==> flow/design.v <==
`timescale 1ns / 1ps
module score(
	 score,
	 grid, ai, opponent, clk
    );
output [8:0] score;
input [83:0] grid;
input [6:0] ai;
input [6:0] opponent;
input clk;
reg [8:0] score_r;
assign score = score_r;
wire clk;
wire [2:0] aithrees;
wire aifour;
reg aivert;
wire aihoriz;
reg [3:0] aihoriz_r;
assign aihoriz = |aihoriz_r;
wire aidiagup;
reg [3:0] aidiagup_r;
assign aidiagup = |aidiagup_r;
wire aidiagdown;
reg [3:0] aidiagdown_r;
assign aidiagdown = |aidiagdown_r;
assign aifour = aivert | aihoriz | aidiagup | aidiagdown;
reg aivert3;
reg [2:0] aihoriz3_r;
reg [2:0] aidiagup3_r;
reg [2:0] aidiagdown3_r;
assign aithrees = aihoriz3_r[2] + aihoriz3_r[1] + aihoriz3_r[0] + aidiagup3_r[2] + aidiagup3_r[1] + aidiagup3_r[0] + aidiagdown3_r[2] + aidiagdown3_r[1] + aidiagdown3_r[0] + aivert3;
wire [2:0] opponentthrees;
wire opponentfour;
reg opponentvert;
wire opponenthoriz;
reg [3:0] opponenthoriz_r;
assign opponenthoriz = |opponenthoriz_r;
wire opponentdiagup;
reg [3:0] opponentdiagup_r;
assign opponentdiagup = |opponentdiagup_r;
wire opponentdiagdown;
reg [3:0] opponentdiagdown_r;
assign opponentdiagdown = |opponentdiagdown_r;
assign opponentfour = opponentvert | opponenthoriz | opponentdiagup | opponentdiagdown;
reg opponentvert3;
reg [2:0] opponenthoriz3_r;
reg [2:0] opponentdiagup3_r;
reg [2:0] opponentdiagdown3_r;
assign opponentthrees = opponenthoriz3_r[2] + opponenthoriz3_r[1] + opponenthoriz3_r[0] + opponentdiagup3_r[2] + opponentdiagup3_r[1] + opponentdiagup3_r[0] + opponentdiagdown3_r[2] + opponentdiagdown3_r[1] + opponentdiagdown3_r[0] + opponentvert3;
always @ (*)
  begin
    if(ai > 41)
	 begin
	   aivert = grid[ai + 1  - 1] & grid[ai + 1  - 15] & grid[ai + 1  - 29] & grid[ai + 1  - 43];
	 end
	 else
	 begin
	   aivert = 0;
	 end
	 if(ai == 83 || ai == 69 || ai == 55 || ai == 41 || ai == 27 || ai == 13)
	 begin
	   aihoriz_r[0] = grid[ai + 1  - 1] & grid[ai + 1  - 3] & grid[ai + 1  - 5] & grid[ai + 1  - 7];
	   aihoriz_r[3:1] = 0;
	 end
	 else if(ai == 81 || ai == 67 || ai == 53 || ai == 39 || ai == 25 || ai == 11)
	 begin
		aihoriz_r[0] = grid[ai + 1  - 1] & grid[ai + 1  - 3] & grid[ai + 1  - 5] & grid[ai + 1  - 7];
	   aihoriz_r[1] = grid[ai + 1  - 1] & grid[ai + 1  - 3] & grid[ai + 1  - 5] & grid[ai + 1  + 1];
      aihoriz_r[3:2] = 0;
    end
	 else if(ai == 79 || ai == 65 || ai == 51 || ai == 37 || ai == 23 || ai == 9)
	 begin
		aihoriz_r[0] = grid[ai + 1  - 1] & grid[ai + 1  - 3] & grid[ai + 1  - 5] & grid[ai + 1  - 7];
	   aihoriz_r[1] = grid[ai + 1  - 1] & grid[ai + 1  - 3] & grid[ai + 1  - 5] & grid[ai + 1  + 1];
      aihoriz_r[2] = grid[ai + 1  - 1] & grid[ai + 1  - 3] & grid[ai + 1  + 3] & grid[ai + 1  + 1];
		aihoriz_r[3] = 0;
    end
	 else if(ai == 77 || ai == 63 || ai == 49 || ai == 35 || ai == 21 || ai == 7)
	 begin
		aihoriz_r[0] = grid[ai + 1  - 1] & grid[ai + 1  - 3] & grid[ai + 1  - 5] & grid[ai + 1  - 7];
	   aihoriz_r[1] = grid[ai + 1  - 1] & grid[ai + 1  - 3] & grid[ai + 1  - 5] & grid[ai + 1  + 1];
      aihoriz_r[2] = grid[ai + 1  - 1] & grid[ai + 1  - 3] & grid[ai + 1  + 3] & grid[ai + 1  + 1];
		aihoriz_r[3] = grid[ai + 1  - 1] & grid[ai + 1  + 5] & grid[ai + 1  + 3] & grid[ai + 1  + 1];
    end
	 else if(ai == 75 || ai == 61 || ai == 47 || ai == 33 || ai == 19 || ai == 5)
    begin
		aihoriz_r[0] = 0;
	   aihoriz_r[1] = grid[ai + 1  - 1] & grid[ai + 1  - 3] & grid[ai + 1  - 5] & grid[ai + 1  + 1];
      aihoriz_r[2] = grid[ai + 1  - 1] & grid[ai + 1  - 3] & grid[ai + 1  + 3] & grid[ai + 1  + 1];
		aihoriz_r[3] = grid[ai + 1  - 1] & grid[ai + 1  + 5] & grid[ai + 1  + 3] & grid[ai + 1  + 1];
    end
	 else if(ai == 73 || ai == 59 || ai == 45 || ai == 31 || ai == 17 || ai == 3)
	 begin
		aihoriz_r[1:0] = 0;     
	   aihoriz_r[2] = grid[ai + 1  - 1] & grid[ai + 1  - 3] & grid[ai + 1  + 3] & grid[ai + 1  + 1];
		aihoriz_r[3] = grid[ai + 1  - 1] & grid[ai + 1  + 5] & grid[ai + 1  + 3] & grid[ai + 1  + 1];
    end
	 else if(ai == 71 || ai == 57 || ai == 43 || ai == 29 || ai == 15 || ai == 1)
	 begin  
		aihoriz_r[2:0] = 0;
		aihoriz_r[3] = grid[ai + 1  - 1] & grid[ai + 1  + 5] & grid[ai + 1  + 3] & grid[ai + 1  + 1];
    end
	 else
	 begin
	   aihoriz_r = 0;
	 end
	 if(ai == 77 || ai == 75|| ai == 73 || ai == 71 || ai == 57 || ai == 43)
	 begin
	   aidiagup_r[0] = grid[ai + 1  - 1] & grid[ai + 1  - 13] & grid[ai + 1  - 25] & grid[ai + 1  - 37];
	   aidiagup_r[3:1] = 0;
	 end
	 else if(ai == 63 || ai == 61 || ai == 59 || ai == 45)
	 begin
	   aidiagup_r[0] = grid[ai + 1  - 1] & grid[ai + 1  - 13] & grid[ai + 1  - 25] & grid[ai + 1  - 37];
	   aidiagup_r[1] = grid[ai + 1  - 1] & grid[ai + 1  - 13] & grid[ai + 1  - 25] & grid[ai + 1  + 11];
      aidiagup_r[3:2] = 0;
    end
	 else if(ai == 49 || ai == 47)
	 begin
	   aidiagup_r[0] = grid[ai + 1  - 1] & grid[ai + 1  - 13] & grid[ai + 1  - 25] & grid[ai + 1  - 37];
	   aidiagup_r[1] = grid[ai + 1  - 1] & grid[ai + 1  - 13] & grid[ai + 1  - 25] & grid[ai + 1  + 11];
      aidiagup_r[2] = grid[ai + 1  - 1] & grid[ai + 1  - 13] & grid[ai + 1  + 23] & grid[ai + 1  + 11];
      aidiagup_r[3] = 0;
	 end
	 else if(ai == 13 || ai == 11 || ai == 9 || ai == 7 || ai == 27 || ai == 41)
	 begin
		aidiagup_r[0] = 0;
	   aidiagup_r[1] = 0;
      aidiagup_r[2] = 0;
      aidiagup_r[3] = grid[ai + 1  - 1] & grid[ai + 1  + 35] & grid[ai + 1  + 23] & grid[ai + 1  + 11];
	 end
	 else if(ai == 25 || ai == 23 || ai == 21 || ai == 39)
	 begin
	   aidiagup_r[0] = 0;
	   aidiagup_r[1] = 0;
      aidiagup_r[2] = grid[ai + 1  - 1] & grid[ai + 1  - 13] & grid[ai + 1  + 23] & grid[ai + 1  + 11];
      aidiagup_r[3] = grid[ai + 1  - 1] & grid[ai + 1  + 35] & grid[ai + 1  + 23] & grid[ai + 1  + 11];
	 end
	 else if(ai == 37 || ai == 35)
	 begin
	   aidiagup_r[0] = 0;
	   aidiagup_r[1] = grid[ai + 1  - 1] & grid[ai + 1  - 13] & grid[ai + 1  - 25] & grid[ai + 1  + 11];
      aidiagup_r[2] = grid[ai + 1  - 1] & grid[ai + 1  - 13] & grid[ai + 1  + 23] & grid[ai + 1  + 11];
      aidiagup_r[3] = grid[ai + 1  - 1] & grid[ai + 1  + 35] & grid[ai + 1  + 23] & grid[ai + 1  + 11];
	 end
	 else if(ai == 51 || ai == 33)
	 begin
	   aidiagup_r[0] = 0;
	   aidiagup_r[1] = grid[ai + 1  - 1] & grid[ai + 1  - 13] & grid[ai + 1  - 25] & grid[ai + 1  + 11];
      aidiagup_r[2] = grid[ai + 1  - 1] & grid[ai + 1  - 13] & grid[ai + 1  + 23] & grid[ai + 1  + 11];
      aidiagup_r[3] = 0;
	 end
	 else if(ai == 19 || ai == 53)
	 begin
	   aidiagup_r[0] = 0;
	   aidiagup_r[1] = 0;
      aidiagup_r[2] = grid[ai + 1  - 1] & grid[ai + 1  - 13] & grid[ai + 1  + 23] & grid[ai + 1  + 11];
      aidiagup_r[3] = 0;
	 end
	 else if(ai == 65 || ai == 31)
	 begin
	   aidiagup_r[0] = 0;
	   aidiagup_r[1] = grid[ai + 1  - 1] & grid[ai + 1  - 13] & grid[ai + 1  - 25] & grid[ai + 1  + 11];
      aidiagup_r[2] = 0;
      aidiagup_r[3] = 0;    
	 end
	 else
	 begin
	   aidiagup_r = 0;
	 end
	 if(ai == 7 || ai == 5 || ai == 3 || ai == 1 || ai == 15 || ai == 29)
	 begin
	   aidiagdown_r[0] = grid[ai + 1  - 1] & grid[ai + 1  + 15] & grid[ai + 1  + 31] & grid[ai + 1  + 47];
	   aidiagdown_r[3:1] = 0;
	 end
	 else if(ai == 21 || ai == 19 || ai == 17 || ai == 31)
	 begin
      aidiagdown_r[0] = grid[ai + 1  - 1] & grid[ai + 1  + 15] & grid[ai + 1  + 31] & grid[ai + 1  + 47];
	   aidiagdown_r[1] = grid[ai + 1  - 1] & grid[ai + 1  + 15] & grid[ai + 1  + 31] & grid[ai + 1  - 17];
      aidiagdown_r[3:2] = 0;
    end
	 else if(ai == 35 || ai == 33)
	 begin
	   aidiagdown_r[0] = grid[ai + 1  - 1] & grid[ai + 1  + 15] & grid[ai + 1  + 31] & grid[ai + 1  + 47];
	   aidiagdown_r[1] = grid[ai + 1  - 1] & grid[ai + 1  + 15] & grid[ai + 1  + 31] & grid[ai + 1  - 17];
      aidiagdown_r[2] = grid[ai + 1  - 1] & grid[ai + 1  + 15] & grid[ai + 1  - 33] & grid[ai + 1  - 17];
	   aidiagdown_r[3] = 0;
	 end
	 else if(ai == 83 || ai == 81 || ai == 79 || ai == 77 || ai == 69 || ai == 55)
	 begin
		aidiagdown_r[0] = 0;
	   aidiagdown_r[1] = 0;
      aidiagdown_r[2] = 0;
      aidiagdown_r[3] = grid[ai + 1  - 1] & grid[ai + 1  - 49] & grid[ai + 1  - 33] & grid[ai + 1  - 17];
    end
	 else if(ai == 67 || ai == 65 || ai == 63 || ai == 53)
	 begin
	   aidiagdown_r[0] = 0;
	   aidiagdown_r[1] = 0;
      aidiagdown_r[2] = grid[ai + 1  - 1] & grid[ai + 1  + 15] & grid[ai + 1  - 33] & grid[ai + 1  - 17];
	   aidiagdown_r[3] = grid[ai + 1  - 1] & grid[ai + 1  - 49] & grid[ai + 1  - 33] & grid[ai + 1  - 17];
	 end
	 else if(ai == 51 || ai == 49)
	 begin
	   aidiagdown_r[0] = 0;
      aidiagdown_r[1] = grid[ai + 1  - 1] & grid[ai + 1  + 15] & grid[ai + 1  + 31] & grid[ai + 1  - 17];
      aidiagdown_r[2] = grid[ai + 1  - 1] & grid[ai + 1  + 15] & grid[ai + 1  - 33] & grid[ai + 1  - 17];
      aidiagdown_r[3] = grid[ai + 1  - 1] & grid[ai + 1  - 49] & grid[ai + 1  - 33] & grid[ai + 1  - 17];
	 end
	 else if(ai == 37 || ai == 47)
	 begin
	   aidiagdown_r[0] = 0;
      aidiagdown_r[1] = grid[ai + 1  - 1] & grid[ai + 1  + 15] & grid[ai + 1  + 31] & grid[ai + 1  - 17];
      aidiagdown_r[2] = grid[ai + 1  - 1] & grid[ai + 1  + 15] & grid[ai + 1  - 33] & grid[ai + 1  - 17];
      aidiagdown_r[3] = 0;
	 end
	 else if(ai == 61 || ai == 39)
	 begin
	   aidiagdown_r[0] = 0;
	   aidiagdown_r[1] = 0;
      aidiagdown_r[2] = grid[ai + 1  - 1] & grid[ai + 1  + 15] & grid[ai + 1  - 33] & grid[ai + 1  - 17];
      aidiagdown_r[3] = 0;
	 end
	 else if(ai == 23 || ai == 45)
	 begin
	   aidiagdown_r[0] = 0;
      aidiagdown_r[1] = grid[ai + 1  - 1] & grid[ai + 1  + 15] & grid[ai + 1  + 31] & grid[ai + 1  - 17];
      aidiagdown_r[2] = 0;
      aidiagdown_r[3] = 0;    
	 end
	 else
	 begin
	   aidiagdown_r = 0;
	 end
    if(ai > 27)
	 begin
	   aivert3 = grid[ai + 1  - 1] & grid[ai + 1  - 15] & grid[ai + 1  - 29];
	 end
	 else
	 begin
	   aivert3 = 0;
	 end
	 if(ai == 83 || ai == 69 || ai == 55 || ai == 41 || ai == 27 || ai == 13)
	 begin
	   aihoriz3_r[0] = grid[ai + 1  - 1] & grid[ai + 1  - 3] & grid[ai + 1  - 5];
	   aihoriz3_r[2:1] = 0;
	 end
	 else if(ai == 81 || ai == 67 || ai == 53 || ai == 39 || ai == 25 || ai == 11)
	 begin
		aihoriz3_r[0] = grid[ai + 1  - 1] & grid[ai + 1  - 3] & grid[ai + 1  - 5];
	   aihoriz3_r[1] = grid[ai + 1  - 1] & grid[ai + 1  - 3] & grid[ai + 1  + 1];
      aihoriz3_r[2] = 0;
    end
	 else if(ai == 79 || ai == 65 || ai == 51 || ai == 37 || ai == 23 || ai == 9 || ai == 77 || ai == 63 || ai == 49 || ai == 35 || ai == 21 || ai == 7 || ai == 75 || ai == 61 || ai == 47 || ai == 33 || ai == 19 || ai == 5)
	 begin
		aihoriz3_r[0] = grid[ai + 1  - 1] & grid[ai + 1  - 3] & grid[ai + 1  - 5];
	   aihoriz3_r[1] = grid[ai + 1  - 1] & grid[ai + 1  - 3] & grid[ai + 1  + 1];
      aihoriz3_r[2] = grid[ai + 1  - 1] & grid[ai + 1  + 3] & grid[ai + 1  + 1];
    end
	 else if(ai == 73 || ai == 59 || ai == 45 || ai == 31 || ai == 17 || ai == 3)
	 begin
		aihoriz3_r[0] = 0;     
	   aihoriz3_r[1] = grid[ai + 1  - 1] & grid[ai + 1  - 3] & grid[ai + 1  + 1];
      aihoriz3_r[2] = grid[ai + 1  - 1] & grid[ai + 1  + 3] & grid[ai + 1  + 1];
    end
	 else if(ai == 71 || ai == 57 || ai == 43 || ai == 29 || ai == 15 || ai == 1)
	 begin  
		aihoriz3_r[1:0] = 0;
		aihoriz3_r[2] = grid[ai + 1  - 1] & grid[ai + 1  + 3] & grid[ai + 1  + 1];
    end
	 else
	 begin
	   aihoriz3_r = 0;
	 end
	 if(ai == 79 || ai == 77 || ai == 75|| ai == 73 || ai == 71 || ai == 57 || ai == 43 || ai == 29)
	 begin
	   aidiagup3_r[0] = grid[ai + 1  - 1] & grid[ai + 1  - 13] & grid[ai + 1  - 25];
	   aidiagup3_r[2:1] = 0;
	 end
	 else if(ai == 65 || ai == 63 || ai == 61 || ai == 59 || ai == 45 || ai == 31)
	 begin
	   aidiagup3_r[0] = grid[ai + 1  - 1] & grid[ai + 1  - 13] & grid[ai + 1  - 25];
	   aidiagup3_r[1] = grid[ai + 1  - 1] & grid[ai + 1  - 13] & grid[ai + 1  + 11];
      aidiagup3_r[2] = 0;
    end
	 else if(ai == 51 || ai == 49 || ai == 47 || ai == 37 || ai == 35 || ai == 33)
	 begin
	   aidiagup3_r[0] = grid[ai + 1  - 1] & grid[ai + 1  - 13] & grid[ai + 1  - 25];
	   aidiagup3_r[1] = grid[ai + 1  - 1] & grid[ai + 1  - 13] & grid[ai + 1  + 11];
      aidiagup3_r[2] = grid[ai + 1  - 1] & grid[ai + 1  + 23] & grid[ai + 1  + 11];
	 end
	 else if(ai == 13 || ai == 11 || ai == 9 || ai == 7 || ai == 5 || ai == 27 || ai == 41 || ai == 55)
	 begin
		aidiagup3_r[0] = 0;
	   aidiagup3_r[1] = 0;
      aidiagup3_r[2] = grid[ai + 1  - 1] & grid[ai + 1  + 23] & grid[ai + 1  + 11];
	 end
	 else if(ai == 25 || ai == 23 || ai == 21 || ai == 19 || ai == 39 ||ai == 53)
	 begin
	   aidiagup3_r[0] = 0;
	   aidiagup3_r[1] = grid[ai + 1  - 1] & grid[ai + 1  - 13] & grid[ai + 1  + 11];
      aidiagup3_r[2] = grid[ai + 1  - 1] & grid[ai + 1  + 23] & grid[ai + 1  + 11];
	 end
	 else if(ai == 17 || ai == 67)
	 begin
	   aidiagup3_r[0] = 0;
	   aidiagup3_r[1] = grid[ai + 1  - 1] & grid[ai + 1  - 13] & grid[ai + 1  + 11];
      aidiagup3_r[2] = 0;
	 end
	 else
	 begin
	   aidiagup3_r = 0;
	 end
	 if(ai == 9 || ai == 7 || ai == 5|| ai == 3 || ai == 1 || ai == 15 || ai == 29 || ai == 43)
	 begin
	 	aidiagdown3_r[0] = grid[ai + 1  - 1] & grid[ai + 1  + 15] & grid[ai + 1  + 31];
	   aidiagdown3_r[2:1] = 0;
	 end
	 else if(ai == 23 || ai == 21 || ai == 19 || ai == 17 || ai == 31 || ai == 45)
	 begin
	 	aidiagdown3_r[0] = grid[ai + 1  - 1] & grid[ai + 1  + 15] & grid[ai + 1  + 31];
	   aidiagdown3_r[1] = grid[ai + 1  - 1] & grid[ai + 1  + 15] & grid[ai + 1  - 17];
      aidiagdown3_r[2] = 0;
    end
	 else if(ai == 51 || ai == 49 || ai == 47 || ai == 37 || ai == 35 || ai == 33)
	 begin
	 	aidiagdown3_r[0] = grid[ai + 1  - 1] & grid[ai + 1  + 15] & grid[ai + 1  + 31];
	   aidiagdown3_r[1] = grid[ai + 1  - 1] & grid[ai + 1  + 15] & grid[ai + 1  - 17];
      aidiagdown3_r[2] = grid[ai + 1  - 1] & grid[ai + 1  - 33] & grid[ai + 1  - 17];
	 end
	 else if(ai == 83 || ai == 81 || ai == 79 || ai == 77 || ai == 75 || ai == 69 || ai == 55 || ai == 41)
	 begin
		aidiagdown3_r[0] = 0;
	   aidiagdown3_r[1] = 0;
      aidiagdown3_r[2] = grid[ai + 1  - 1] & grid[ai + 1  - 33] & grid[ai + 1  - 17];
	 end
	 else if(ai == 67 || ai == 65 || ai == 63 || ai == 61 || ai == 53 ||ai == 39)
	 begin
	   aidiagdown3_r[0] = 0;
	   aidiagdown3_r[1] = grid[ai + 1  - 1] & grid[ai + 1  + 15] & grid[ai + 1  - 17];
      aidiagdown3_r[2] = grid[ai + 1  - 1] & grid[ai + 1  - 33] & grid[ai + 1  - 17];
	 end
	 else if(ai == 59 || ai == 25)
	 begin
	   aidiagdown3_r[0] = 0;
	   aidiagdown3_r[1] = grid[ai + 1  - 1] & grid[ai + 1  + 15] & grid[ai + 1  - 17];
      aidiagdown3_r[2] = 0;
	 end
	 else
	 begin
	   aidiagdown3_r = 0;
	 end
    if(opponent + 1 > 41)
	 begin
	   opponentvert = grid[opponent + 1 - 1] & grid[opponent + 1 - 15] & grid[opponent + 1 - 29] & grid[opponent + 1 - 43];
	 end
	 else
	 begin
	   opponentvert = 0;
	 end
	 if(opponent + 1 == 83 || opponent + 1 == 69 || opponent + 1 == 55 || opponent + 1 == 41 || opponent + 1 == 27 || opponent + 1 == 13)
	 begin
	   opponenthoriz_r[0] = grid[opponent + 1 - 1] & grid[opponent + 1 - 3] & grid[opponent + 1 - 5] & grid[opponent + 1 - 7];
	   opponenthoriz_r[3:1] = 0;
	 end
	 else if(opponent + 1 == 81 || opponent + 1 == 67 || opponent + 1 == 53 || opponent + 1 == 39 || opponent + 1 == 25 || opponent + 1 == 11)
	 begin
		opponenthoriz_r[0] = grid[opponent + 1 - 1] & grid[opponent + 1 - 3] & grid[opponent + 1 - 5] & grid[opponent + 1 - 7];
	   opponenthoriz_r[1] = grid[opponent + 1 - 1] & grid[opponent + 1 - 3] & grid[opponent + 1 - 5] & grid[opponent + 1 + 1];
      opponenthoriz_r[3:2] = 0;
    end
	 else if(opponent + 1 == 79 || opponent + 1 == 65 || opponent + 1 == 51 || opponent + 1 == 37 || opponent + 1 == 23 || opponent + 1 == 9)
	 begin
		opponenthoriz_r[0] = grid[opponent + 1 - 1] & grid[opponent + 1 - 3] & grid[opponent + 1 - 5] & grid[opponent + 1 - 7];
	   opponenthoriz_r[1] = grid[opponent + 1 - 1] & grid[opponent + 1 - 3] & grid[opponent + 1 - 5] & grid[opponent + 1 + 1];
      opponenthoriz_r[2] = grid[opponent + 1 - 1] & grid[opponent + 1 - 3] & grid[opponent + 1 + 3] & grid[opponent + 1 + 1];
		opponenthoriz_r[3] = 0;
    end
	 else if(opponent + 1 == 77 || opponent + 1 == 63 || opponent + 1 == 49 || opponent + 1 == 35 || opponent + 1 == 21 || opponent + 1 == 7)
	 begin
		opponenthoriz_r[0] = grid[opponent + 1 - 1] & grid[opponent + 1 - 3] & grid[opponent + 1 - 5] & grid[opponent + 1 - 7];
	   opponenthoriz_r[1] = grid[opponent + 1 - 1] & grid[opponent + 1 - 3] & grid[opponent + 1 - 5] & grid[opponent + 1 + 1];
      opponenthoriz_r[2] = grid[opponent + 1 - 1] & grid[opponent + 1 - 3] & grid[opponent + 1 + 3] & grid[opponent + 1 + 1];
		opponenthoriz_r[3] = grid[opponent + 1 - 1] & grid[opponent + 1 + 5] & grid[opponent + 1 + 3] & grid[opponent + 1 + 1];
    end
	 else if(opponent + 1 == 75 || opponent + 1 == 61 || opponent + 1 == 47 || opponent + 1 == 33 || opponent + 1 == 19 || opponent + 1 == 5)
    begin
		opponenthoriz_r[0] = 0;
	   opponenthoriz_r[1] = grid[opponent + 1 - 1] & grid[opponent + 1 - 3] & grid[opponent + 1 - 5] & grid[opponent + 1 + 1];
      opponenthoriz_r[2] = grid[opponent + 1 - 1] & grid[opponent + 1 - 3] & grid[opponent + 1 + 3] & grid[opponent + 1 + 1];
		opponenthoriz_r[3] = grid[opponent + 1 - 1] & grid[opponent + 1 + 5] & grid[opponent + 1 + 3] & grid[opponent + 1 + 1];
    end
	 else if(opponent + 1 == 73 || opponent + 1 == 59 || opponent + 1 == 45 || opponent + 1 == 31 || opponent + 1 == 17 || opponent + 1 == 3)
	 begin
		opponenthoriz_r[1:0] = 0;     
	   opponenthoriz_r[2] = grid[opponent + 1 - 1] & grid[opponent + 1 - 3] & grid[opponent + 1 + 3] & grid[opponent + 1 + 1];
		opponenthoriz_r[3] = grid[opponent + 1 - 1] & grid[opponent + 1 + 5] & grid[opponent + 1 + 3] & grid[opponent + 1 + 1];
    end
	 else if(opponent + 1 == 71 || opponent + 1 == 57 || opponent + 1 == 43 || opponent + 1 == 29 || opponent + 1 == 15 || opponent + 1 == 1)
	 begin  
		opponenthoriz_r[2:0] = 0;
		opponenthoriz_r[3] = grid[opponent + 1 - 1] & grid[opponent + 1 + 5] & grid[opponent + 1 + 3] & grid[opponent + 1 + 1];
    end
	 else
	 begin
	   opponenthoriz_r = 0;
	 end
	 if(opponent + 1 == 77 || opponent + 1 == 75|| opponent + 1 == 73 || opponent + 1 == 71 || opponent + 1 == 57 || opponent + 1 == 43)
	 begin
	   opponentdiagup_r[0] = grid[opponent + 1 - 1] & grid[opponent + 1 - 13] & grid[opponent + 1 - 25] & grid[opponent + 1 - 37];
	   opponentdiagup_r[3:1] = 0;
	 end
	 else if(opponent + 1 == 63 || opponent + 1 == 61 || opponent + 1 == 59 || opponent + 1 == 45)
	 begin
	   opponentdiagup_r[0] = grid[opponent + 1 - 1] & grid[opponent + 1 - 13] & grid[opponent + 1 - 25] & grid[opponent + 1 - 37];
	   opponentdiagup_r[1] = grid[opponent + 1 - 1] & grid[opponent + 1 - 13] & grid[opponent + 1 - 25] & grid[opponent + 1 + 11];
      opponentdiagup_r[3:2] = 0;
    end
	 else if(opponent + 1 == 49 || opponent + 1 == 47)
	 begin
	   opponentdiagup_r[0] = grid[opponent + 1 - 1] & grid[opponent + 1 - 13] & grid[opponent + 1 - 25] & grid[opponent + 1 - 37];
	   opponentdiagup_r[1] = grid[opponent + 1 - 1] & grid[opponent + 1 - 13] & grid[opponent + 1 - 25] & grid[opponent + 1 + 11];
      opponentdiagup_r[2] = grid[opponent + 1 - 1] & grid[opponent + 1 - 13] & grid[opponent + 1 + 23] & grid[opponent + 1 + 11];
      opponentdiagup_r[3] = 0;
	 end
	 else if(opponent + 1 == 13 || opponent + 1 == 11 || opponent + 1 == 9 || opponent + 1 == 7 || opponent + 1 == 27 || opponent + 1 == 41)
	 begin
		opponentdiagup_r[0] = 0;
	   opponentdiagup_r[1] = 0;
      opponentdiagup_r[2] = 0;
      opponentdiagup_r[3] = grid[opponent + 1 - 1] & grid[opponent + 1 + 35] & grid[opponent + 1 + 23] & grid[opponent + 1 + 11];
	 end
	 else if(opponent + 1 == 25 || opponent + 1 == 23 || opponent + 1 == 21 || opponent + 1 == 39)
	 begin
	   opponentdiagup_r[0] = 0;
	   opponentdiagup_r[1] = 0;
      opponentdiagup_r[2] = grid[opponent + 1 - 1] & grid[opponent + 1 - 13] & grid[opponent + 1 + 23] & grid[opponent + 1 + 11];
      opponentdiagup_r[3] = grid[opponent + 1 - 1] & grid[opponent + 1 + 35] & grid[opponent + 1 + 23] & grid[opponent + 1 + 11];
	 end
	 else if(opponent + 1 == 37 || opponent + 1 == 35)
	 begin
	   opponentdiagup_r[0] = 0;
	   opponentdiagup_r[1] = grid[opponent + 1 - 1] & grid[opponent + 1 - 13] & grid[opponent + 1 - 25] & grid[opponent + 1 + 11];
      opponentdiagup_r[2] = grid[opponent + 1 - 1] & grid[opponent + 1 - 13] & grid[opponent + 1 + 23] & grid[opponent + 1 + 11];
      opponentdiagup_r[3] = grid[opponent + 1 - 1] & grid[opponent + 1 + 35] & grid[opponent + 1 + 23] & grid[opponent + 1 + 11];
	 end
	 else if(opponent + 1 == 51 || opponent + 1 == 33)
	 begin
	   opponentdiagup_r[0] = 0;
	   opponentdiagup_r[1] = grid[opponent + 1 - 1] & grid[opponent + 1 - 13] & grid[opponent + 1 - 25] & grid[opponent + 1 + 11];
      opponentdiagup_r[2] = grid[opponent + 1 - 1] & grid[opponent + 1 - 13] & grid[opponent + 1 + 23] & grid[opponent + 1 + 11];
      opponentdiagup_r[3] = 0;
	 end
	 else if(opponent + 1 == 19 || opponent + 1 == 53)
	 begin
	   opponentdiagup_r[0] = 0;
	   opponentdiagup_r[1] = 0;
      opponentdiagup_r[2] = grid[opponent + 1 - 1] & grid[opponent + 1 - 13] & grid[opponent + 1 + 23] & grid[opponent + 1 + 11];
      opponentdiagup_r[3] = 0;
	 end
	 else if(opponent + 1 == 65 || opponent + 1 == 31)
	 begin
	   opponentdiagup_r[0] = 0;
	   opponentdiagup_r[1] = grid[opponent + 1 - 1] & grid[opponent + 1 - 13] & grid[opponent + 1 - 25] & grid[opponent + 1 + 11];
      opponentdiagup_r[2] = 0;
      opponentdiagup_r[3] = 0;    
	 end
	 else
	 begin
	   opponentdiagup_r = 0;
	 end
	 if(opponent + 1 == 7 || opponent + 1 == 5 || opponent + 1 == 3 || opponent + 1 == 1 || opponent + 1 == 15 || opponent + 1 == 29)
	 begin
	   opponentdiagdown_r[0] = grid[opponent + 1 - 1] & grid[opponent + 1 + 15] & grid[opponent + 1 + 31] & grid[opponent + 1 + 47];
	   opponentdiagdown_r[3:1] = 0;
	 end
	 else if(opponent + 1 == 21 || opponent + 1 == 19 || opponent + 1 == 17 || opponent + 1 == 31)
	 begin
      opponentdiagdown_r[0] = grid[opponent + 1 - 1] & grid[opponent + 1 + 15] & grid[opponent + 1 + 31] & grid[opponent + 1 + 47];
	   opponentdiagdown_r[1] = grid[opponent + 1 - 1] & grid[opponent + 1 + 15] & grid[opponent + 1 + 31] & grid[opponent + 1 - 17];
      opponentdiagdown_r[3:2] = 0;
    end
	 else if(opponent + 1 == 35 || opponent + 1 == 33)
	 begin
	   opponentdiagdown_r[0] = grid[opponent + 1 - 1] & grid[opponent + 1 + 15] & grid[opponent + 1 + 31] & grid[opponent + 1 + 47];
	   opponentdiagdown_r[1] = grid[opponent + 1 - 1] & grid[opponent + 1 + 15] & grid[opponent + 1 + 31] & grid[opponent + 1 - 17];
      opponentdiagdown_r[2] = grid[opponent + 1 - 1] & grid[opponent + 1 + 15] & grid[opponent + 1 - 33] & grid[opponent + 1 - 17];
	   opponentdiagdown_r[3] = 0;
	 end
	 else if(opponent + 1 == 83 || opponent + 1 == 81 || opponent + 1 == 79 || opponent + 1 == 77 || opponent + 1 == 69 || opponent + 1 == 55)
	 begin
		opponentdiagdown_r[0] = 0;
	   opponentdiagdown_r[1] = 0;
      opponentdiagdown_r[2] = 0;
      opponentdiagdown_r[3] = grid[opponent + 1 - 1] & grid[opponent + 1 - 49] & grid[opponent + 1 - 33] & grid[opponent + 1 - 17];
    end
	 else if(opponent + 1 == 67 || opponent + 1 == 65 || opponent + 1 == 63 || opponent + 1 == 53)
	 begin
	   opponentdiagdown_r[0] = 0;
	   opponentdiagdown_r[1] = 0;
      opponentdiagdown_r[2] = grid[opponent + 1 - 1] & grid[opponent + 1 + 15] & grid[opponent + 1 - 33] & grid[opponent + 1 - 17];
	   opponentdiagdown_r[3] = grid[opponent + 1 - 1] & grid[opponent + 1 - 49] & grid[opponent + 1 - 33] & grid[opponent + 1 - 17];
	 end
	 else if(opponent + 1 == 51 || opponent + 1 == 49)
	 begin
	   opponentdiagdown_r[0] = 0;
      opponentdiagdown_r[1] = grid[opponent + 1 - 1] & grid[opponent + 1 + 15] & grid[opponent + 1 + 31] & grid[opponent + 1 - 17];
      opponentdiagdown_r[2] = grid[opponent + 1 - 1] & grid[opponent + 1 + 15] & grid[opponent + 1 - 33] & grid[opponent + 1 - 17];
      opponentdiagdown_r[3] = grid[opponent + 1 - 1] & grid[opponent + 1 - 49] & grid[opponent + 1 - 33] & grid[opponent + 1 - 17];
	 end
	 else if(opponent + 1 == 37 || opponent + 1 == 47)
	 begin
	   opponentdiagdown_r[0] = 0;
      opponentdiagdown_r[1] = grid[opponent + 1 - 1] & grid[opponent + 1 + 15] & grid[opponent + 1 + 31] & grid[opponent + 1 - 17];
      opponentdiagdown_r[2] = grid[opponent + 1 - 1] & grid[opponent + 1 + 15] & grid[opponent + 1 - 33] & grid[opponent + 1 - 17];
      opponentdiagdown_r[3] = 0;
	 end
	 else if(opponent + 1 == 61 || opponent + 1 == 39)
	 begin
	   opponentdiagdown_r[0] = 0;
	   opponentdiagdown_r[1] = 0;
      opponentdiagdown_r[2] = grid[opponent + 1 - 1] & grid[opponent + 1 + 15] & grid[opponent + 1 - 33] & grid[opponent + 1 - 17];
      opponentdiagdown_r[3] = 0;
	 end
	 else if(opponent + 1 == 23 || opponent + 1 == 45)
	 begin
	   opponentdiagdown_r[0] = 0;
      opponentdiagdown_r[1] = grid[opponent + 1 - 1] & grid[opponent + 1 + 15] & grid[opponent + 1 + 31] & grid[opponent + 1 - 17];
      opponentdiagdown_r[2] = 0;
      opponentdiagdown_r[3] = 0;    
	 end
	 else
	 begin
	   opponentdiagdown_r = 0;
	 end
    if(opponent + 1 > 27)
	 begin
	   opponentvert3 = grid[opponent + 1 - 1] & grid[opponent + 1 - 15] & grid[opponent + 1 - 29];
	 end
	 else
	 begin
	   opponentvert3 = 0;
	 end
	 if(opponent + 1 == 83 || opponent + 1 == 69 || opponent + 1 == 55 || opponent + 1 == 41 || opponent + 1 == 27 || opponent + 1 == 13)
	 begin
	   opponenthoriz3_r[0] = grid[opponent + 1 - 1] & grid[opponent + 1 - 3] & grid[opponent + 1 - 5];
	   opponenthoriz3_r[2:1] = 0;
	 end
	 else if(opponent + 1 == 81 || opponent + 1 == 67 || opponent + 1 == 53 || opponent + 1 == 39 || opponent + 1 == 25 || opponent + 1 == 11)
	 begin
		opponenthoriz3_r[0] = grid[opponent + 1 - 1] & grid[opponent + 1 - 3] & grid[opponent + 1 - 5];
	   opponenthoriz3_r[1] = grid[opponent + 1 - 1] & grid[opponent + 1 - 3] & grid[opponent + 1 + 1];
      opponenthoriz3_r[2] = 0;
    end
	 else if(opponent + 1 == 79 || opponent + 1 == 65 || opponent + 1 == 51 || opponent + 1 == 37 || opponent + 1 == 23 || opponent + 1 == 9 || opponent + 1 == 77 || opponent + 1 == 63 || opponent + 1 == 49 || opponent + 1 == 35 || opponent + 1 == 21 || opponent + 1 == 7 || opponent + 1 == 75 || opponent + 1 == 61 || opponent + 1 == 47 || opponent + 1 == 33 || opponent + 1 == 19 || opponent + 1 == 5)
	 begin
		opponenthoriz3_r[0] = grid[opponent + 1 - 1] & grid[opponent + 1 - 3] & grid[opponent + 1 - 5];
	   opponenthoriz3_r[1] = grid[opponent + 1 - 1] & grid[opponent + 1 - 3] & grid[opponent + 1 + 1];
      opponenthoriz3_r[2] = grid[opponent + 1 - 1] & grid[opponent + 1 + 3] & grid[opponent + 1 + 1];
    end
	 else if(opponent + 1 == 73 || opponent + 1 == 59 || opponent + 1 == 45 || opponent + 1 == 31 || opponent + 1 == 17 || opponent + 1 == 3)
	 begin
		opponenthoriz3_r[0] = 0;     
	   opponenthoriz3_r[1] = grid[opponent + 1 - 1] & grid[opponent + 1 - 3] & grid[opponent + 1 + 1];
      opponenthoriz3_r[2] = grid[opponent + 1 - 1] & grid[opponent + 1 + 3] & grid[opponent + 1 + 1];
    end
	 else if(opponent + 1 == 71 || opponent + 1 == 57 || opponent + 1 == 43 || opponent + 1 == 29 || opponent + 1 == 15 || opponent + 1 == 1)
	 begin  
		opponenthoriz3_r[1:0] = 0;
		opponenthoriz3_r[2] = grid[opponent + 1 - 1] & grid[opponent + 1 + 3] & grid[opponent + 1 + 1];
    end
	 else
	 begin
	   opponenthoriz3_r = 0;
	 end
	 if(opponent + 1 == 79 || opponent + 1 == 77 || opponent + 1 == 75|| opponent + 1 == 73 || opponent + 1 == 71 || opponent + 1 == 57 || opponent + 1 == 43 || opponent + 1 == 29)
	 begin
	   opponentdiagup3_r[0] = grid[opponent + 1 - 1] & grid[opponent + 1 - 13] & grid[opponent + 1 - 25];
	   opponentdiagup3_r[2:1] = 0;
	 end
	 else if(opponent + 1 == 65 || opponent + 1 == 63 || opponent + 1 == 61 || opponent + 1 == 59 || opponent + 1 == 45 || opponent + 1 == 31)
	 begin
	   opponentdiagup3_r[0] = grid[opponent + 1 - 1] & grid[opponent + 1 - 13] & grid[opponent + 1 - 25];
	   opponentdiagup3_r[1] = grid[opponent + 1 - 1] & grid[opponent + 1 - 13] & grid[opponent + 1 + 11];
      opponentdiagup3_r[2] = 0;
    end
	 else if(opponent + 1 == 51 || opponent + 1 == 49 || opponent + 1 == 47 || opponent + 1 == 37 || opponent + 1 == 35 || opponent + 1 == 33)
	 begin
	   opponentdiagup3_r[0] = grid[opponent + 1 - 1] & grid[opponent + 1 - 13] & grid[opponent + 1 - 25];
	   opponentdiagup3_r[1] = grid[opponent + 1 - 1] & grid[opponent + 1 - 13] & grid[opponent + 1 + 11];
      opponentdiagup3_r[2] = grid[opponent + 1 - 1] & grid[opponent + 1 + 23] & grid[opponent + 1 + 11];
	 end
	 else if(opponent + 1 == 13 || opponent + 1 == 11 || opponent + 1 == 9 || opponent + 1 == 7 || opponent + 1 == 5 || opponent + 1 == 27 || opponent + 1 == 41 || opponent + 1 == 55)
	 begin
		opponentdiagup3_r[0] = 0;
	   opponentdiagup3_r[1] = 0;
      opponentdiagup3_r[2] = grid[opponent + 1 - 1] & grid[opponent + 1 + 23] & grid[opponent + 1 + 11];
	 end
	 else if(opponent + 1 == 25 || opponent + 1 == 23 || opponent + 1 == 21 || opponent + 1 == 19 || opponent + 1 == 39 ||opponent + 1 == 53)
	 begin
	   opponentdiagup3_r[0] = 0;
	   opponentdiagup3_r[1] = grid[opponent + 1 - 1] & grid[opponent + 1 - 13] & grid[opponent + 1 + 11];
      opponentdiagup3_r[2] = grid[opponent + 1 - 1] & grid[opponent + 1 + 23] & grid[opponent + 1 + 11];
	 end
	 else if(opponent + 1 == 17 || opponent + 1 == 67)
	 begin
	   opponentdiagup3_r[0] = 0;
	   opponentdiagup3_r[1] = grid[opponent + 1 - 1] & grid[opponent + 1 - 13] & grid[opponent + 1 + 11];
      opponentdiagup3_r[2] = 0;
	 end
	 else
	 begin
	   opponentdiagup3_r = 0;
	 end
	 if(opponent + 1 == 9 || opponent + 1 == 7 || opponent + 1 == 5|| opponent + 1 == 3 || opponent + 1 == 1 || opponent + 1 == 15 || opponent + 1 == 29 || opponent + 1 == 43)
	 begin
	 	opponentdiagdown3_r[0] = grid[opponent + 1 - 1] & grid[opponent + 1 + 15] & grid[opponent + 1 + 31];
	   opponentdiagdown3_r[2:1] = 0;
	 end
	 else if(opponent + 1 == 23 || opponent + 1 == 21 || opponent + 1 == 19 || opponent + 1 == 17 || opponent + 1 == 31 || opponent + 1 == 45)
	 begin
	 	opponentdiagdown3_r[0] = grid[opponent + 1 - 1] & grid[opponent + 1 + 15] & grid[opponent + 1 + 31];
	   opponentdiagdown3_r[1] = grid[opponent + 1 - 1] & grid[opponent + 1 + 15] & grid[opponent + 1 - 17];
      opponentdiagdown3_r[2] = 0;
    end
	 else if(opponent + 1 == 51 || opponent + 1 == 49 || opponent + 1 == 47 || opponent + 1 == 37 || opponent + 1 == 35 || opponent + 1 == 33)
	 begin
	 	opponentdiagdown3_r[0] = grid[opponent + 1 - 1] & grid[opponent + 1 + 15] & grid[opponent + 1 + 31];
	   opponentdiagdown3_r[1] = grid[opponent + 1 - 1] & grid[opponent + 1 + 15] & grid[opponent + 1 - 17];
      opponentdiagdown3_r[2] = grid[opponent + 1 - 1] & grid[opponent + 1 - 33] & grid[opponent + 1 - 17];
	 end
	 else if(opponent + 1 == 83 || opponent + 1 == 81 || opponent + 1 == 79 || opponent + 1 == 77 || opponent + 1 == 75 || opponent + 1 == 69 || opponent + 1 == 55 || opponent + 1 == 41)
	 begin
		opponentdiagdown3_r[0] = 0;
	   opponentdiagdown3_r[1] = 0;
      opponentdiagdown3_r[2] = grid[opponent + 1 - 1] & grid[opponent + 1 - 33] & grid[opponent + 1 - 17];
	 end
	 else if(opponent + 1 == 67 || opponent + 1 == 65 || opponent + 1 == 63 || opponent + 1 == 61 || opponent + 1 == 53 ||opponent + 1 == 39)
	 begin
	   opponentdiagdown3_r[0] = 0;
	   opponentdiagdown3_r[1] = grid[opponent + 1 - 1] & grid[opponent + 1 + 15] & grid[opponent + 1 - 17];
      opponentdiagdown3_r[2] = grid[opponent + 1 - 1] & grid[opponent + 1 - 33] & grid[opponent + 1 - 17];
	 end
	 else if(opponent + 1 == 59 || opponent + 1 == 25)
	 begin
	   opponentdiagdown3_r[0] = 0;
	   opponentdiagdown3_r[1] = grid[opponent + 1 - 1] & grid[opponent + 1 + 15] & grid[opponent + 1 - 17];
      opponentdiagdown3_r[2] = 0;
	 end
	 else
	 begin
	   opponentdiagdown3_r = 0;
	 end
	 if(aifour)
	 begin
	   score_r = 9'b111111111;
	 end
	 else if(opponentfour)
	 begin
	   score_r = 0;
	 end
	 else
	 begin
	   if (ai % 14 > 7)
		begin
		  score_r = (200 + 10 * aithrees - 10 * opponentthrees + 14 - (ai % 14))% 512;
		end
		else
	   begin
		  score_r = (200 + 10 * aithrees - 10 * opponentthrees + ai % 14) % 512;
		end   
	 end
  end
endmodule
`timescale 1ns / 1ps
module minimax(
   opt, move,
   grid, column_counts, player, sw, clk
);
input [83:0] grid;
input [20:0] column_counts;
input player;
input sw;
input clk;
output [6:0] opt;
output move;
reg [83:0] grid_copy;
reg [83:0] grid_copy_2;
reg aimoved;
reg opponentmoved;
reg [6:0] ai;
reg [6:0] opponent;
reg [2:0] index;
reg move_r;
assign move = move_r;
reg initial_score;
reg [6:0] count;  
reg [2:0] column;
reg [6:0] opt_r;
assign opt = opt_r;
wire [8:0] optscore;
reg [8:0] optscore_r;
assign optscore = optscore_r;
wire [8:0] score;
wire [8:0] curscore;
reg [8:0] curscore_r;
assign curscore = curscore_r;
score score_(
   .score (score),
   .grid (grid_copy_2), .ai (ai), .opponent (opponent), .clk (clk)
    );
always @(posedge clk)
begin
  if (player == 0 || !sw)
  begin
    count = 0;
    move_r = 0;
    optscore_r = 0;
    opt_r = 1;
	 curscore_r = 0;
  end
  else if (count == 105)
  begin
    if(curscore >= optscore && aimoved)
    begin
      opt_r = ai;
      optscore_r = curscore_r;
    end
    move_r = 1;
    count = (count + 1) % 128;
  end
  else if (count > 105)
  begin
    move_r = 0;
  end
  else if (count % 15 == 0)
  begin
    if(count == 0)
    begin
      optscore_r = 0;
    end
    else if(curscore >= optscore && aimoved)
    begin
      opt_r = ai;
      optscore_r = curscore_r;
    end
	 initial_score = 1;
    if(column_counts[(count / 15)*3 + 2-:3] < 6)
    begin
	   column = (count / 15) % 8;
      grid_copy = grid;
      grid_copy[13 - (count / 15)*2 + column_counts[(count / 15)*3 + 2-:3] * 14-:2] = 2'b10;
      aimoved = 1;
      ai = (13 - (count / 15)*2 + column_counts[(count / 15)*3 + 2-:3] * 14) % 128;
    end
    else
    begin
      grid_copy = grid;
      aimoved = 0;
      ai = 1;
		column = 0;
    end
    count = (count + 1) % 128;
  end
  else if ((count % 15) % 2 == 1)
  begin
    if(aimoved)
	   begin
      if(column_counts[(((count % 15) - 1)/2)* 3 +2-:3] < 6 && (((count % 15) - 1)/2) != column)
      begin
        grid_copy_2 = grid_copy;
        grid_copy_2[14 - (count % 15) + column_counts[(((count % 15) - 1)/2)* 3 + 2-:3] * 14-:2] = 2'b01;
        opponentmoved = 1;
        opponent = (13 - (count % 15) + column_counts[(((count % 15) - 1)/2)* 3 + 2-:3] * 14)% 128;
      end
	   else if (ai < 70 && (((count % 15) - 1)/2) == column)
	   begin
	     grid_copy_2 = grid_copy;
        grid_copy_2[ai + 14-:2] = 2'b01;
        opponentmoved = 1;
        opponent = (ai + 13)% 128;
	   end
      else
      begin
        grid_copy_2 = grid_copy;
        opponentmoved = 0;
        opponent = 0;
      end
	 end
	 else
	 begin
	   grid_copy_2 = grid_copy;
      opponentmoved = 0;
      opponent = 0;
	 end
    count = (count + 1) % 128;
  end
  else
  begin
    if ((score < curscore || initial_score) && aimoved && opponentmoved)
    begin
      curscore_r = score;
		initial_score = 0;
    end
    count = (count + 1) % 128;
  end
end
endmodule
Step by step through the tools: minimax
Each step is given for the RTL above and for the edited RTL. "before" refers to lines of the RTL above, "after" to lines of the edited file. "change": "after" minus "before" as printed here. "rel. change": 100 x difference / "before". Operators carry their Yosys type and port widths (W data, S select, Z words). Library cell names are shortened. Not given: n/a

Top: minimax. Clock input: clk. Library: sky130hd. Library corner: tt_025C_1v80.

The edit
Unified diff, file above to edited file. The edited RTL no longer does the same as the RTL above: the edit was made by script, with no optimisation intended.

```diff
@@ -722,5 +722,4 @@
   else if (count == 105)
   begin
-    if(curscore >= optscore && aimoved)
     begin
       opt_r = ai;
```

Elaborated design
Source: Yosys, flattened and elaborated, memories not mapped. Widths are those after wreduce. Registers that Yosys merges into a memory's read port (data or address) are not register bits. Print and check cells do not count. Equal cells are merged and count once.

Bit counts: register bits (before 221, after 221, change 0, rel. change 0.00%); bits of input ports (before 108, after 108, change 0, rel. change 0.00%); output and inout port bits (before 8, after 8, change 0, rel. change 0.00%); cells after elaboration (before 895, after 897, change +2, rel. change +0.22%).

Cells by class: add/subtract/negate cells (before 94, after 94, change 0, rel. change 0.00%); multiply operators (before 6, after 6, change 0, rel. change 0.00%); div/mod/pow operators (before 3, after 3, change 0, rel. change 0.00%); $lt $le $gt $ge (before 11, after 11, change 0, rel. change 0.00%); eq/ne operators (before 90, after 90, change 0, rel. change 0.00%); shift-type cells (before 52, after 52, change 0, rel. change 0.00%); mux-type cells (before 236, after 236, change 0, rel. change 0.00%); bitwise operators (before 99, after 99, change 0, rel. change 0.00%); reductions and logical operators (before 291, after 293, change +2, rel. change +0.69%).

Operator list: $reduce_bool A2 Y1 (before 3, after 4, change +1, rel. change +33.33%); $reduce_and A2 Y1 (before 1, after 0, change -1, rel. change -100.00%); $reduce_and A4 Y1 (before 1, after 2, change +1, rel. change +100.00%); $reduce_bool A3 Y1 (before 0, after 1, change +1).

Operator kinds equal on both sides are left out: 88.

Depth
Longest topological path by Yosys (ltp), each cell counted once; first at word level (registers and memories cut), then after technology mapping (sequential cells cut; the memories' decode and read muxes count).

Logic depth: word-level depth (before 44, after 44, change 0, rel. change 0.00%); ABC_AREA (before 0, after 0); mapped depth (before 59, after 59, change 0, rel. change 0.00%); gate-level depth less buffers (before 52, after 51, change -1, rel. change -1.92%).

After synthesis
The flow's flattened synthesis, as Yosys stat reports it; memories are mapped. The netlist is that of the ABC_AREA named above (0 if unset); the other value can give another one.

Cells by type: nand2_1 (before 339, after 422, change +83, rel. change +24.48%); a21oi_1 (before 230, after 273, change +43, rel. change +18.70%); o21ai_0 (before 262, after 238, change -24, rel. change -9.16%); mux4_1 (before 26, after 2, change -24, rel. change -92.31%); o22ai_1 (before 27, after 49, change +22, rel. change +81.48%); nand3_1 (before 99, after 118, change +19, rel. change +19.19%); or2_2 (before 14, after 33, change +19, rel. change +135.71%); mux2i_1 (before 112, after 130, change +18, rel. change +16.07%); a21o_1 (before 60, after 44, change -16, rel. change -26.67%); a21boi_0 (before 38, after 22, change -16, rel. change -42.11%); buf_1 (before 23, after 39, change +16, rel. change +69.57%); nor2b_1 (before 42, after 56, change +14, rel. change +33.33%); mux2_2 (before 48, after 36, change -12, rel. change -25.00%); and2_1 (before 44, after 56, change +12, rel. change +27.27%); a211oi_1 (before 62, after 51, change -11, rel. change -17.74%); buf_6 (before 12, after 2, change -10, rel. change -83.33%); nand4_1 (before 43, after 34, change -9, rel. change -20.93%); a221oi_1 (before 19, after 10, change -9, rel. change -47.37%).

Cell types equal on both sides are left out: 19. The list need not be complete.

Mapped netlist: cell count (before 3570, after 3700, change +130, rel. change +3.64%); mapped area (um^2) (before 29519.6, after 29433.2, change -86.4, rel. change -0.29%); area of sequential cells (um^2) (before 6256.0, after 6256.0, change 0.0, rel. change 0.00%); mapped flip-flops (before 219, after 219, change 0, rel. change 0.00%); buffers (before 227, after 241, change +14, rel. change +6.17%).

The figures by module come from a second, unflattened synthesis with its own total; it is not the netlist above.

Unflattened totals: cells (unflattened synthesis) (before 3814, after 3870, change +56, rel. change +1.47%); area (unflattened synthesis) (um^2) (before 31149.9, after 31704.2, change +554.3, rel. change +1.78%).

Each row is one instance without its submodules.

Modules, before: minimax (instances 1, cells 1654, area 15713.8 um^2); (name not given) (instances 1, cells 2160, area 15436.1 um^2).

Modules, after: minimax (instances 1, cells 1693, area 15936.5 um^2); (name not given) (instances 1, cells 2177, area 15767.6 um^2).

Worst setup path after synthesis
Source: OpenSTA report_checks on the synthesized netlist (no wires, ideal clock, input and output delay 20% of the period each), path of least setup slack; recovery checks are left aside. Register names are those of the netlist, which keeps one name where synthesis merged equal registers.

Timing post-synthesis: kind (before reg2reg, after reg2reg); start point (before register ai[1], after register ai[1]); end point (before register (no name shown), after register (no name shown)); clock period (ns) (before 11.0, after 11.0, change 0.0, rel. change 0.00%); time at the first pin (ns) (before 0.000, after 0.000, change 0.000); data arrival time (ns) (before 12.698, after 12.036, change -0.662, rel. change -5.21%); data required time (ns) (before 10.928, after 10.751, change -0.177, rel. change -1.62%); path slack (ns) (before -1.770, after -1.285, change +0.485); path delay (ns) (before 12.770, after 12.285, change -0.485, rel. change -3.80%); stages (before 55, after 57, change +2, rel. change +3.64%); synthesis period reached (ns) (before 12.77, after 12.285, change -0.485, rel. change -3.80%).

"path delay" = arrival - input delay + setup time. "stages" counts driving pins, that of a launching flip-flop among them; a cell with two outputs on the path counts twice. "synthesis period reached" is the clock period less the worst setup slack; recovery checks do not enter. This is arithmetic on one report: input and output delays are still those of the set period (20% each).

Between the ends, post-synthesis, before:
Cells stage by stage: edfxtp_1 -> clkbuf_1 -> inv_1 -> clkbuf_1 -> clkbuf_1 -> clkbuf_1 -> clkbuf_1 -> ha_1 -> clkbuf_1 -> buf_1 -> clkinv_1 -> ha_1 -> o21a_1 -> o21a_1 -> nor2_1 -> mux4_2 -> o32ai_1 -> nor2_1 -> [... 19 more ...] -> inv_1 -> nor2_1 -> nor2_1 -> o21bai_1 -> a21oi_1 -> xnor2_1 -> mux2i_1 -> xnor2_1 -> o21ai_0 -> ha_1 -> a21oi_1 -> o21ai_0 -> a21oi_1 -> a31o_1 -> buf_6 -> and2_4 -> buf_6 -> mux2i_1.

RTL lines, path post-synthesis, before: from (decl) (RTL line 691) `reg [6:0] ai;`; from (assign) (RTL line 754) `ai = (13 - (count / 15)*2 + column_counts[(count / 15)*3 + 2-:3] * 14) % 128;`; from (assign) (RTL line 760) `ai = 1;`; to (assign) (RTL line 720); to (assign) (RTL line 802); to (decl) (RTL line 706).

before: No chain of elaborated cells between the ends is given. after: Only ways into the end's enable, where the timed path ends, are counted here.

Between the ends, post-synthesis, after:
Cells stage by stage: edfxtp_1 -> buf_2 -> clkinv_1 -> buf_1 -> buf_1 -> buf_2 -> buf_2 -> ha_1 -> clkbuf_1 -> clkbuf_1 -> inv_1 -> ha_1 -> clkbuf_1 -> a21boi_0 -> o21ai_0 -> a21oi_1 -> nor2_1 -> mux4_2 -> [... 21 more ...] -> xor2_1 -> ha_1 -> inv_1 -> ha_1 -> inv_1 -> o21bai_1 -> a21o_1 -> a21oi_1 -> xnor2_1 -> mux2i_1 -> xnor2_1 -> o21ai_0 -> ha_1 -> nand4_1 -> o21a_1 -> o21ai_0 -> o21ai_1 -> a21o_1.

RTL lines, path post-synthesis, after: from (decl) (RTL line 691) `reg [6:0] ai;`; from (assign) (RTL line 753) `ai = (13 - (count / 15)*2 + column_counts[(count / 15)*3 + 2-:3] * 14) % 128;`; from (assign) (RTL line 759) `ai = 1;`; to (assign) (RTL line 746); to (assign) (RTL line 802); to (decl) (RTL line 696).

after: No chain of elaborated cells between the ends is given.

Worst path after layout
From the final timing report of the runs of pair A: the path of least setup slack in the routed layout; clock arrival at registers is part of the times.

Timing post-layout: kind (before reg2reg, after reg2reg); start point (before register ai[1], after register opponent[0]); end point (before register (no name shown), after register (no name shown)); clock period (ns) (before 10.7, after 10.7, change 0.0, rel. change 0.00%); time at the first pin (ns) (before 0.52, after 0.55, change +0.03, rel. change +5.77%); data arrival time (ns) (before 10.86, after 11.00, change +0.14, rel. change +1.29%); data required time (ns) (before 11.16, after 11.20, change +0.04, rel. change +0.36%); path slack (ns) (before 0.29, after 0.20, change -0.09); stages (before 53, after 48, change -5, rel. change -9.43%).

Between the ends stands the longest chain of elaborated cells between them, by number of cells; it is not shown to be the way that was timed. Of several equally long chains one is given. A line is the first line of the expression or statement that the cell stems from. Yosys adds cells for indexed reads and writes and turns some case tables into memories. A register here has more assigning lines than the two given.

Between the ends, post-layout, before:
Cells stage by stage: edfxtp_1 -> inv_2 -> ha_4 -> buf_6 -> buf_4 -> mux2_4 -> mux2i_2 -> mux2_4 -> mux4_2 -> nor2_2 -> a31oi_2 -> nor2_1 -> nand2_1 -> a2111oi_4 -> ha_1 -> fa_1 -> inv_1 -> fa_1 -> [... 17 more ...] -> ha_4 -> inv_4 -> buf_4 -> xnor2_1 -> nor2_1 -> a21oi_1 -> o21ai_1 -> ha_1 -> a21oi_1 -> nor2b_1 -> o21ai_1 -> nand2b_1 -> a21oi_2 -> o21ai_1 -> a21oi_1 -> a31o_2 -> and2_4 -> mux2i_1.

RTL lines, path post-layout, before: from (decl) (RTL line 691) `reg [6:0] ai;`; from (assign) (RTL line 754) `ai = (13 - (count / 15)*2 + column_counts[(count / 15)*3 + 2-:3] * 14) % 128;`; from (assign) (RTL line 760) `ai = 1;`; to (assign) (RTL line 720); to (assign) (RTL line 802); to (decl) (RTL line 706).

before: No chain of elaborated cells between the ends is given.

Between the ends, post-layout, after:
Cells stage by stage: edfxtp_1 -> inv_2 -> ha_4 -> buf_6 -> nor4bb_4 -> or2_1 -> o311ai_4 -> mux4_2 -> or3b_4 -> a211oi_2 -> nor3_1 -> buf_4 -> a2111oi_4 -> ha_1 -> fa_1 -> inv_1 -> fa_1 -> inv_2 -> [... 12 more ...] -> nor2_2 -> xnor2_1 -> ha_1 -> inv_2 -> ha_4 -> a21o_1 -> a21oi_2 -> xnor2_1 -> mux2i_1 -> xnor2_1 -> o21ai_1 -> ha_1 -> a21oi_2 -> and3_4 -> nand2_4 -> o21ai_4 -> nand3_4 -> a32oi_2. Length of the longest elaborated chain: 43.

RTL lines, path post-layout, after: from (decl) (RTL line 692) `reg [6:0] opponent;`; from (assign) (RTL line 773) `opponent = (13 - (count % 15) + column_counts[(((count % 15) - 1)/2)* 3 + 2-:3] * 14)% 128;`; from (assign) (RTL line 780) `opponent = (ai + 13)% 128;`; $add A7 B1 Y8 (RTL line 555) `else if(opponent + 1 == 79 || opponent + 1 == 65 || opponent + 1 == 51 || opponent + 1 == 37 || opponent + 1 = ...`; $eq A32 B7 Y1 (RTL line 555); $logic_or A1 B1 Y1 (17 in a row) (RTL line 555); $mux W1 (RTL line 555); $mux W1 (RTL line 549) `else if(opponent + 1 == 81 || opponent + 1 == 67 || opponent + 1 == 53 || opponent + 1 == 39 || opponent + 1 = ...`; $mux W2 (RTL line 544) `if(opponent + 1 == 83 || opponent + 1 == 69 || opponent + 1 == 55 || opponent + 1 == 41 || opponent + 1 == 27 ...`; $add A1 B1 Y2 (RTL line 49) `assign opponentthrees = opponenthoriz3_r[2] + opponenthoriz3_r[1] + opponenthoriz3_r[0] + opponentdiagup3_r[2] ...`; [... 12 more ...]; $mux W9 (RTL line 664) `if (ai % 14 > 7)`; $mux W9 (RTL line 658) `else if(opponentfour)`; $mux W9 (RTL line 654) `if(aifour)`; $lt A9 B9 Y1 (RTL line 799); $logic_or A1 B1 Y1 (RTL line 799); $logic_and A1 B1 Y1 (2 in a row) (RTL line 799); $reduce_and A5 Y1; to (assign) (RTL line 720); to (assign) (RTL line 801); to (decl) (RTL line 706).

Measured runs
Runs of the flow (Yosys, OpenROAD) on both versions; the two runs of a pair have the same settings. The constraints put input and output delay at 20% of the set period each and load the outputs with 0.01 pF.

Settings, pair A:
For period_ns the number is 10.7. CAP_MARGIN: 20. Under CORE_MARGIN stands 2. The figure for CORE_UTILIZATION is 40. Under SLEW_MARGIN stands 20.

Results, pair A: cell area after synthesis (um^2) (before 29519.6, after 29433.2, change -86.4, rel. change -0.29%); area of the die (um^2) (before 75988.4, after 75768.1, change -220.3, rel. change -0.29%); standard-cell area of the final layout (um^2) (before 37815.0, after 37030.5, change -784.5, rel. change -2.07%); utilization of the finished layout (%) (before 51.8, after 50.8, change -1.0); worst slack on setup checks (ns) (before 0.292, after 0.198, change -0.094); post-route setup TNS (ns) (before 0.000, after 0.000, change 0.000); worst hold slack in the final report (ns) (before 0.490, after 0.464, change -0.026); total power after layout (µW) (before 5429, after 5426, change -3, rel. change -0.06%); achieved clock period (ns) (before 10.408, after 10.502, change +0.094, rel. change +0.90%).

Settings, pair B:
Under ABC_AREA stands 1. CAP_MARGIN: 25. Under CORE_MARGIN stands 8. The figure for CORE_UTILIZATION is 36. HOLD_SLACK_MARGIN: 0.12. MAX_ROUTING_LAYER: met4. MIN_ROUTING_LAYER: met1. Under PLACE_DENSITY_LB_ADDON stands 0.08. Under SETUP_SLACK_MARGIN stands 1.41. For period_ns the number is 17.3. Under SLEW_MARGIN stands 20.

Results, pair B: cell area after synthesis (um^2) (before 28247.1, after 28100.7, change -146.4, rel. change -0.52%); area of the die (um^2) (before 87684.1, after 87252.3, change -431.8, rel. change -0.49%); standard-cell area of the final layout (um^2) (before 31152.4, after 30942.2, change -210.2, rel. change -0.67%); utilization of the finished layout (%) (before 40.1, after 40.0, change -0.1); worst slack on setup checks (ns) (before 4.228, after 3.714, change -0.514); post-route setup TNS (ns) (before 0.000, after 0.000, change 0.000); worst hold slack in the final report (ns) (before 0.466, after 0.450, change -0.016); total power after layout (µW) (before 3558, after 3372, change -186, rel. change -5.23%); achieved clock period (ns) (before 13.072, after 13.586, change +0.514, rel. change +3.93%).

"achieved clock period": clock period set for the run, less the worst setup slack. It is reckoned from that one timing run; input and output delays stay at 20% of the period that was set. "total power after layout" is the tool's figure for a default switching activity; nothing was simulated.
